==> flow/design.v <==
`timescale 1ns / 1ps
module alu_top (
    input  logic        clk,
    input  logic [31:0] op1,
    input  logic [31:0] op2,
    input  logic [3:0]  alu_ctrl,
    output logic [31:0] alu_result,
    output logic        zero
    );
logic [31:0] op1_q;
logic [31:0] op2_q;
logic [3:0]  alu_ctrl_q;
logic [31:0] result_d;
logic        zero_d;
always_ff @(posedge clk)
begin
    op1_q      <= op1;
    op2_q      <= op2;
    alu_ctrl_q <= alu_ctrl;
    alu_result <= result_d;
    zero       <= zero_d;
end
alu computation (
    .op1(op1_q),
    .op2(op2_q),
    .alu_ctrl(alu_ctrl_q),
    .alu_result(result_d),
    .zero(zero_d)
    );
endmodule

`timescale 1ns / 1ps
module alu (
    input logic [31:0] op1,
    input logic [31:0] op2,
    input logic [3:0] alu_ctrl,
    output logic [31:0] alu_result,
    output logic zero
    );
logic [31:0]add_result;
logic [31:0]sub_result;
logic [31:0]and_result;
logic [31:0]or_result;
logic [31:0]xor_result;
logic [31:0]sll_result;
logic [31:0]srl_result;
logic [31:0]sra_result;
logic [31:0]slt_result;
logic [31:0]sltu_result;
assign add_result = op1 + op2 ;
assign sub_result = op1 - op2 ;
assign or_result  = op1 | op2 ; 
assign and_result = op1 & op2 ;
assign xor_result  = op1 ^ op2 ;
assign sll_result  = op1 << op2 ;
assign srl_result  = op1 >> op2 ;
assign sra_result  = $signed(op1) >>> op2 ;
assign slt_result  = ($signed(op1) < $signed(op2)) ? 1 : 0 ;
assign sltu_result  = (op1 < op2) ? 1 : 0 ;
always@(*)
begin
    case(alu_ctrl)
       4'b0000: alu_result = add_result ;
       4'b1000: alu_result = sub_result ;
       4'b0001: alu_result = sll_result ;
       4'b0010: alu_result = slt_result ;
       4'b0011: alu_result = sltu_result ;
       4'b0100: alu_result = xor_result ;
       4'b0101: alu_result = srl_result ;
       4'b1101: alu_result = sra_result ;
       4'b0110: alu_result = or_result ;
       4'b0111: alu_result = and_result ;
       default: alu_result = 32'b0 ;
    endcase
end
assign zero = (alu_result == 0)? 1 : 0 ;    
endmodule
; ---- Reports on alu_top
; Each step is given for the RTL above and for the edited RTL.
; Lines under "before" count in the file above, lines under "after" in the edited file.
; "delta" is "after" less "before", of the values as shown; "rel_change_pct" is that difference over "before", in percent.
; A cell with n/a has no value.
[setup]
design = alu_top
clock = clk
library = sky130hd
corner = tt_025C_1v80

; ---- Edit of the RTL
; Unified diff, file above to edited file.
; This change comes from a script, not from a designer. The edited design behaves differently; no optimisation was intended.
; begin of diff
@@ -29,5 +29,4 @@
     );
 endmodule
-
 `timescale 1ns / 1ps
 module alu (
@@ -56,5 +55,5 @@
 assign srl_result  = op1 >> op2 ;
 assign sra_result  = $signed(op1) >>> op2 ;
-assign slt_result  = ($signed(op1) < $signed(op2)) ? 1 : 0 ;
+assign slt_result  = ($signed(op1) != $signed(op2)) ? 1 : 0 ;
 assign sltu_result  = (op1 < op2) ? 1 : 0 ;
 always@(*)
; end of diff

; ---- After elaboration
; Yosys after proc, flatten, opt, wreduce and memory -nomap, before mapping. Enables and synchronous resets that opt folds into registers are not counted as muxes. Memory bits, and registers merged into a memory's read port (data or address), are not among the register bits. Print and check cells are not counted.
[classes]
columns = element, before, after, delta, rel_change_pct
row1 = n_shift, 3, 3, 0, 0.00
row2 = muxes, 4, 4, 0, 0.00
row3 = reduce_logical, 2, 2, 0, 0.00
row4 = addsub, 2, 2, 0, 0.00
row5 = cmp, 2, 1, -1, -50.00
row6 = equal, 9, 10, 1, 11.11
row7 = n_logic, 3, 3, 0, 0.00
[op_table]
columns = cell, before, after, delta, rel_change_pct
row1 = less-than comparator 32 bit, 2, 1, -1, -50.00
row2 = != test 32 bit, 0, 1, 1, n/a
row3 = == test 4 x 3 -> 1 bit with constant B, 4, 4, 0, 0.00
row4 = 2-to-1 mux 1 bit, 3, 3, 0, 0.00
row5 = == test 4 x 2 -> 1 bit with constant B, 2, 2, 0, 0.00
row6 = == test 4 bit with constant B, 2, 2, 0, 0.00
row7 = adder 32 bit, 1, 1, 0, 0.00
row8 = AND 32 bit, 1, 1, 0, 0.00
row9 = == test 4 x 1 -> 1 bit with constant B, 1, 1, 0, 0.00
row10 = zero test 32 bit, 1, 1, 0, 0.00
row11 = zero test 4 bit, 1, 1, 0, 0.00
row12 = OR 32 bit, 1, 1, 0, 0.00
row13 = parallel mux 32 bit (select 10 bit), 1, 1, 0, 0.00
row14 = left shift 32 x 32 -> 32 bit, 1, 1, 0, 0.00
row15 = right shift 32 x 32 -> 32 bit, 1, 1, 0, 0.00
row16 = >>> shifter 32 x 32 -> 32 bit, 1, 1, 0, 0.00
row17 = subtractor 32 bit, 1, 1, 0, 0.00
row18 = bitwise XOR 32 bit, 1, 1, 0, 0.00
[bits]
columns = element, before, after, delta, rel_change_pct
row1 = out_inout_bits, 33, 33, 0, 0.00
row2 = regBits, 101, 101, 0, 0.00

; ---- Depth
; Depth = most cells in a row (Yosys ltp): at word level without a register or memory, in the mapped netlist without a sequential cell, where the memories' decode and read muxes count.
[logic_depth]
columns = element, before, after, delta, rel_change_pct
row1 = depth_word, 5, 5, 0, 0.00
row2 = ABC_AREA, 0, 0, n/a, n/a
row3 = depth_mapped, 19, 18, -1, -5.26
row4 = mapped_depth_nobuf, 15, 14, -1, -6.67

; ---- After synthesis
; Source: synth_stat.txt of the flow (Yosys; design flattened, memories mapped). It holds for the ABC_AREA given above (unset counts as 0); a run with the other value may have another netlist.
[by_type]
columns = cell_type, before, after, delta, rel_change_pct
row1 = sky130_fd_sc_hd__nand2_1, 124, 166, 42, 33.87
row2 = sky130_fd_sc_hd__o22ai_1, 34, 11, -23, -67.65
row3 = sky130_fd_sc_hd__mux4_2, 42, 62, 20, 47.62
row4 = sky130_fd_sc_hd__a211oi_1, 55, 38, -17, -30.91
row5 = sky130_fd_sc_hd__buf_2, 14, 28, 14, 100.00
row6 = sky130_fd_sc_hd__nor2_1, 157, 144, -13, -8.28
row7 = sky130_fd_sc_hd__a21oi_1, 133, 120, -13, -9.77
row8 = sky130_fd_sc_hd__nand3_1, 32, 45, 13, 40.62
row9 = sky130_fd_sc_hd__nand4_1, 12, 22, 10, 83.33
row10 = sky130_fd_sc_hd__o21ai_0, 93, 102, 9, 9.68
row11 = sky130_fd_sc_hd__buf_1, 21, 12, -9, -42.86
row12 = sky130_fd_sc_hd__and3_1, 9, 18, 9, 100.00
row13 = sky130_fd_sc_hd__mux2i_1, 50, 58, 8, 16.00
row14 = sky130_fd_sc_hd__nor3_1, 50, 42, -8, -16.00
row15 = sky130_fd_sc_hd__and2_1, 15, 7, -8, -53.33
row16 = sky130_fd_sc_hd__a21o_1, 11, 18, 7, 63.64
row17 = sky130_fd_sc_hd__mux2_1, 7, 0, -7, -100.00
row18 = sky130_fd_sc_hd__clkbuf_1, 95, 89, -6, -6.32
; The list need not be complete.
[synth_totals]
columns = element, before, after, delta, rel_change_pct
row1 = mapped_area_um2, 12299.3, 12981.2, 681.9, 5.54
row2 = mapped_cells, 1631, 1686, 55, 3.37
row3 = ff_cells, 101, 101, 0, 0.00
; By module: a second synthesis without flattening, with its own total; a netlist apart from the flattened one above.
[unflattened]
columns = element, before, after, delta, rel_change_pct
row1 = cells_unflattened, 1704, 1641, -63, -3.70
row2 = area_unflattened_um2, 12844.8, 12886.1, 41.3, 0.32
; Each row is one instance without its submodules.
[modules_before]
columns = mod, instances, mod_area_um2, seq_area_um2, cells
row1 = alu, 1, 10822.9, 0.0, 1603
row2 = alu_top, 1, 2021.9, 2021.9, 101
[modules_after]
columns = mod, instances, mod_area_um2, seq_area_um2, cells
row1 = alu, 1, 10864.2, 0.0, 1540
row2 = alu_top, 1, 2021.9, 2021.9, 101

; ---- Path before layout
; Path of least setup slack by OpenSTA after synthesis, without wires, with an ideal clock, recovery checks aside; 20% of the period is set as input and as output delay. Where synthesis merged equal registers, the netlist keeps one of their names.
[synth_timing]
columns = element, before, after, delta, rel_change_pct
row1 = path_kind, register to register, register to register, n/a, n/a
row2 = start, register op2_q[1], register op2_q[3], n/a, n/a
row3 = end, register zero, register zero, n/a, n/a
row4 = setup_slack_ns, 1.592, 2.456, 0.864, n/a
row5 = setup_time_ns, 0.073, 0.088, 0.015, n/a
row6 = delay_ns, 5.408, 4.544, -0.864, -15.98
row7 = path_buffers, 3, 4, 1, 33.33
row8 = path_stages, 18, 18, 0, 0.00
row9 = arrival_time_ns, 5.335, 4.456, -0.879, -16.48
row10 = clock_period_ns, 7.0, 7.0, 0.0, 0.00
row11 = synth_period_reached_ns, 5.408, 4.544, -0.864, -15.98
; "delay_ns" = arrival - input delay + setup time.
; "path_stages" counts driving pins, that of a launching flip-flop among them; a cell with two outputs on the path counts twice.
; "synth_period_reached_ns" is the clock period less the worst setup slack; recovery checks do not enter. This is arithmetic on one report: input and output delays are still those of the set period (20% each).
[synth_via_before]
path_cell_list = sky130_fd_sc_hd__dfxtp_1 -> sky130_fd_sc_hd__buf_4 -> sky130_fd_sc_hd__inv_2 -> sky130_fd_sc_hd__clkbuf_1 -> sky130_fd_sc_hd__clkbuf_1 -> sky130_fd_sc_hd__ha_1 -> sky130_fd_sc_hd__a211oi_1 -> sky130_fd_sc_hd__o21ai_0 -> sky130_fd_sc_hd__nand3_1 -> sky130_fd_sc_hd__o311ai_0 -> sky130_fd_sc_hd__a311oi_1 -> sky130_fd_sc_hd__or4b_4 -> sky130_fd_sc_hd__or4_1 -> sky130_fd_sc_hd__or3_1 -> sky130_fd_sc_hd__or4_1 -> sky130_fd_sc_hd__or4_1 -> sky130_fd_sc_hd__or4b_1 -> sky130_fd_sc_hd__nor3_2
[synth_lines_before]
columns = element, line
row1 = from (decl), 11  ; logic [31:0] op2_q;
row2 = from (assign), 18  ; op2_q      <= op2;
row3 = to (assign), 21  ; zero       <= zero_d;
row4 = to (decl), 8  ; output logic        zero
; before: No chain of elaborated cells between the ends is given.
[synth_via_after]
path_cell_list = sky130_fd_sc_hd__dfxtp_1 -> sky130_fd_sc_hd__buf_2 -> sky130_fd_sc_hd__inv_1 -> sky130_fd_sc_hd__buf_1 -> sky130_fd_sc_hd__buf_1 -> sky130_fd_sc_hd__clkbuf_1 -> sky130_fd_sc_hd__ha_1 -> sky130_fd_sc_hd__nor2_1 -> sky130_fd_sc_hd__a2111oi_4 -> sky130_fd_sc_hd__o21ai_0 -> sky130_fd_sc_hd__a2111oi_0 -> sky130_fd_sc_hd__o31ai_1 -> sky130_fd_sc_hd__a31oi_1 -> sky130_fd_sc_hd__o21ai_0 -> sky130_fd_sc_hd__a31o_2 -> sky130_fd_sc_hd__nor4_1 -> sky130_fd_sc_hd__nand4_1 -> sky130_fd_sc_hd__nor4_2
[synth_lines_after]
columns = element, line
row1 = from (decl), 11  ; logic [31:0] op2_q;
row2 = from (assign), 18  ; op2_q      <= op2;
row3 = to (assign), 21  ; zero       <= zero_d;
row4 = to (decl), 8  ; output logic        zero
; after: No chain of elaborated cells between the ends is given.

; ---- Path in the finished layout
; From the final timing report of each run of set A: the path of least setup slack in the routed layout; clock arrival at registers is part of the times.
[layout_timing]
columns = element, before, after, delta, rel_change_pct
row1 = path_kind, register to register, register to register, n/a, n/a
row2 = start, register op2_q[2], register op2_q[2], n/a, n/a
row3 = end, register zero, register zero, n/a, n/a
row4 = arrival_time_ns, 6.30, 5.56, -0.74, -11.75
row5 = setup_slack_ns, 1.02, 1.74, 0.72, n/a
row6 = clock_period_ns, 7.0, 7.0, 0.0, 0.00
row7 = setup_time_ns, 0.06, 0.08, 0.02, n/a
row8 = path_stages, 15, 15, 0, 0.00
row9 = path_buffers, 0, 1, 1, n/a
[layout_via_before]
path_cell_list = sky130_fd_sc_hd__dfxtp_4 -> sky130_fd_sc_hd__inv_2 -> sky130_fd_sc_hd__ha_1 -> sky130_fd_sc_hd__nor2_1 -> sky130_fd_sc_hd__o221ai_1 -> sky130_fd_sc_hd__a211oi_1 -> sky130_fd_sc_hd__nor3_1 -> sky130_fd_sc_hd__xnor2_1 -> sky130_fd_sc_hd__o22ai_1 -> sky130_fd_sc_hd__nand4b_1 -> sky130_fd_sc_hd__or4b_2 -> sky130_fd_sc_hd__or4_1 -> sky130_fd_sc_hd__or4_1 -> sky130_fd_sc_hd__or4b_1 -> sky130_fd_sc_hd__nor3_2
[layout_lines_before]
columns = element, line
row1 = from (decl), 11  ; logic [31:0] op2_q;
row2 = from (assign), 18  ; op2_q      <= op2;
row3 = to (assign), 21  ; zero       <= zero_d;
row4 = to (decl), 8  ; output logic        zero
; before: No chain of elaborated cells between the ends is given.
[layout_via_after]
path_cell_list = sky130_fd_sc_hd__dfxtp_4 -> sky130_fd_sc_hd__clkinv_1 -> sky130_fd_sc_hd__buf_4 -> sky130_fd_sc_hd__ha_1 -> sky130_fd_sc_hd__o21bai_1 -> sky130_fd_sc_hd__a2111oi_4 -> sky130_fd_sc_hd__o21ai_0 -> sky130_fd_sc_hd__a2111oi_1 -> sky130_fd_sc_hd__o31ai_1 -> sky130_fd_sc_hd__a31oi_1 -> sky130_fd_sc_hd__o21ai_0 -> sky130_fd_sc_hd__a31o_2 -> sky130_fd_sc_hd__nor4_1 -> sky130_fd_sc_hd__nand4_1 -> sky130_fd_sc_hd__nor4_2
[layout_lines_after]
columns = element, line
row1 = from (decl), 11  ; logic [31:0] op2_q;
row2 = from (assign), 18  ; op2_q      <= op2;
row3 = to (assign), 21  ; zero       <= zero_d;
row4 = to (decl), 8  ; output logic        zero
; after: No chain of elaborated cells between the ends is given.

; ---- Layout results
; Both versions went through the flow (Yosys, OpenROAD) with the same settings in each pair. Constraints: input delay and output delay 20% of the set period each, output load 0.01 pF.
[flow_settings_set_A]
CORE_UTILIZATION = 40
PLACE_DENSITY = 0.6
period_ns = 7.0
CAP_MARGIN = 20
CORE_MARGIN = 2
SLEW_MARGIN = 20
[measured_set_A]
columns = element, before, after, delta, rel_change_pct
row1 = total_negative_slack_ns, 0.000, 0.000, 0.000, n/a
row2 = achievedPeriod_ns, 5.981, 5.256, -0.725, -12.12
row3 = post_route_stdcell_area_um2, 14056.0, 14506.4, 450.4, 3.20
row4 = die_area_um2, 32166.4, 33909.4, 1743.0, 5.42
row5 = yosys_chip_area_um2, 12299.3, 12981.2, 681.9, 5.54
row6 = ws_setup_ns, 1.019, 1.744, 0.725, n/a
row7 = fin_hold_ws_ns, 0.972, 0.966, -0.006, n/a
row8 = fin_power_uw, 2217, 2223, 6, 0.27
row9 = finish.utilization_pct, 46.2, 45.7, -0.5, n/a
[flow_settings_set_B]
ABC_AREA = 0
CAP_MARGIN = 40
CORE_UTILIZATION = 17
HOLD_SLACK_MARGIN = 0.23
MIN_ROUTING_LAYER = met1
PLACE_DENSITY_LB_ADDON = 0.24
SETUP_SLACK_MARGIN = -0.06
period_ns = 8.94
CORE_MARGIN = 2
SLEW_MARGIN = 20
[measured_set_B]
columns = element, before, after, delta, rel_change_pct
row1 = total_negative_slack_ns, 0.000, 0.000, 0.000, n/a
row2 = achievedPeriod_ns, 6.718, 5.852, -0.866, -12.89
row3 = post_route_stdcell_area_um2, 14671.6, 15294.7, 623.1, 4.25
row4 = die_area_um2, 74515.4, 78587.7, 4072.3, 5.47
row5 = yosys_chip_area_um2, 12299.3, 12981.2, 681.9, 5.54
row6 = ws_setup_ns, 2.222, 3.088, 0.866, n/a
row7 = fin_hold_ws_ns, 0.955, 0.950, -0.005, n/a
row8 = fin_power_uw, 1731, 1762, 31, 1.79
row9 = finish.utilization_pct, 20.5, 20.2, -0.3, n/a
; "achievedPeriod_ns": clock period set for the run, less the worst setup slack. It is reckoned from that one timing run; input and output delays stay at 20% of the period that was set.
; "fin_power_uw" is the tool's figure for a default switching activity; nothing was simulated.
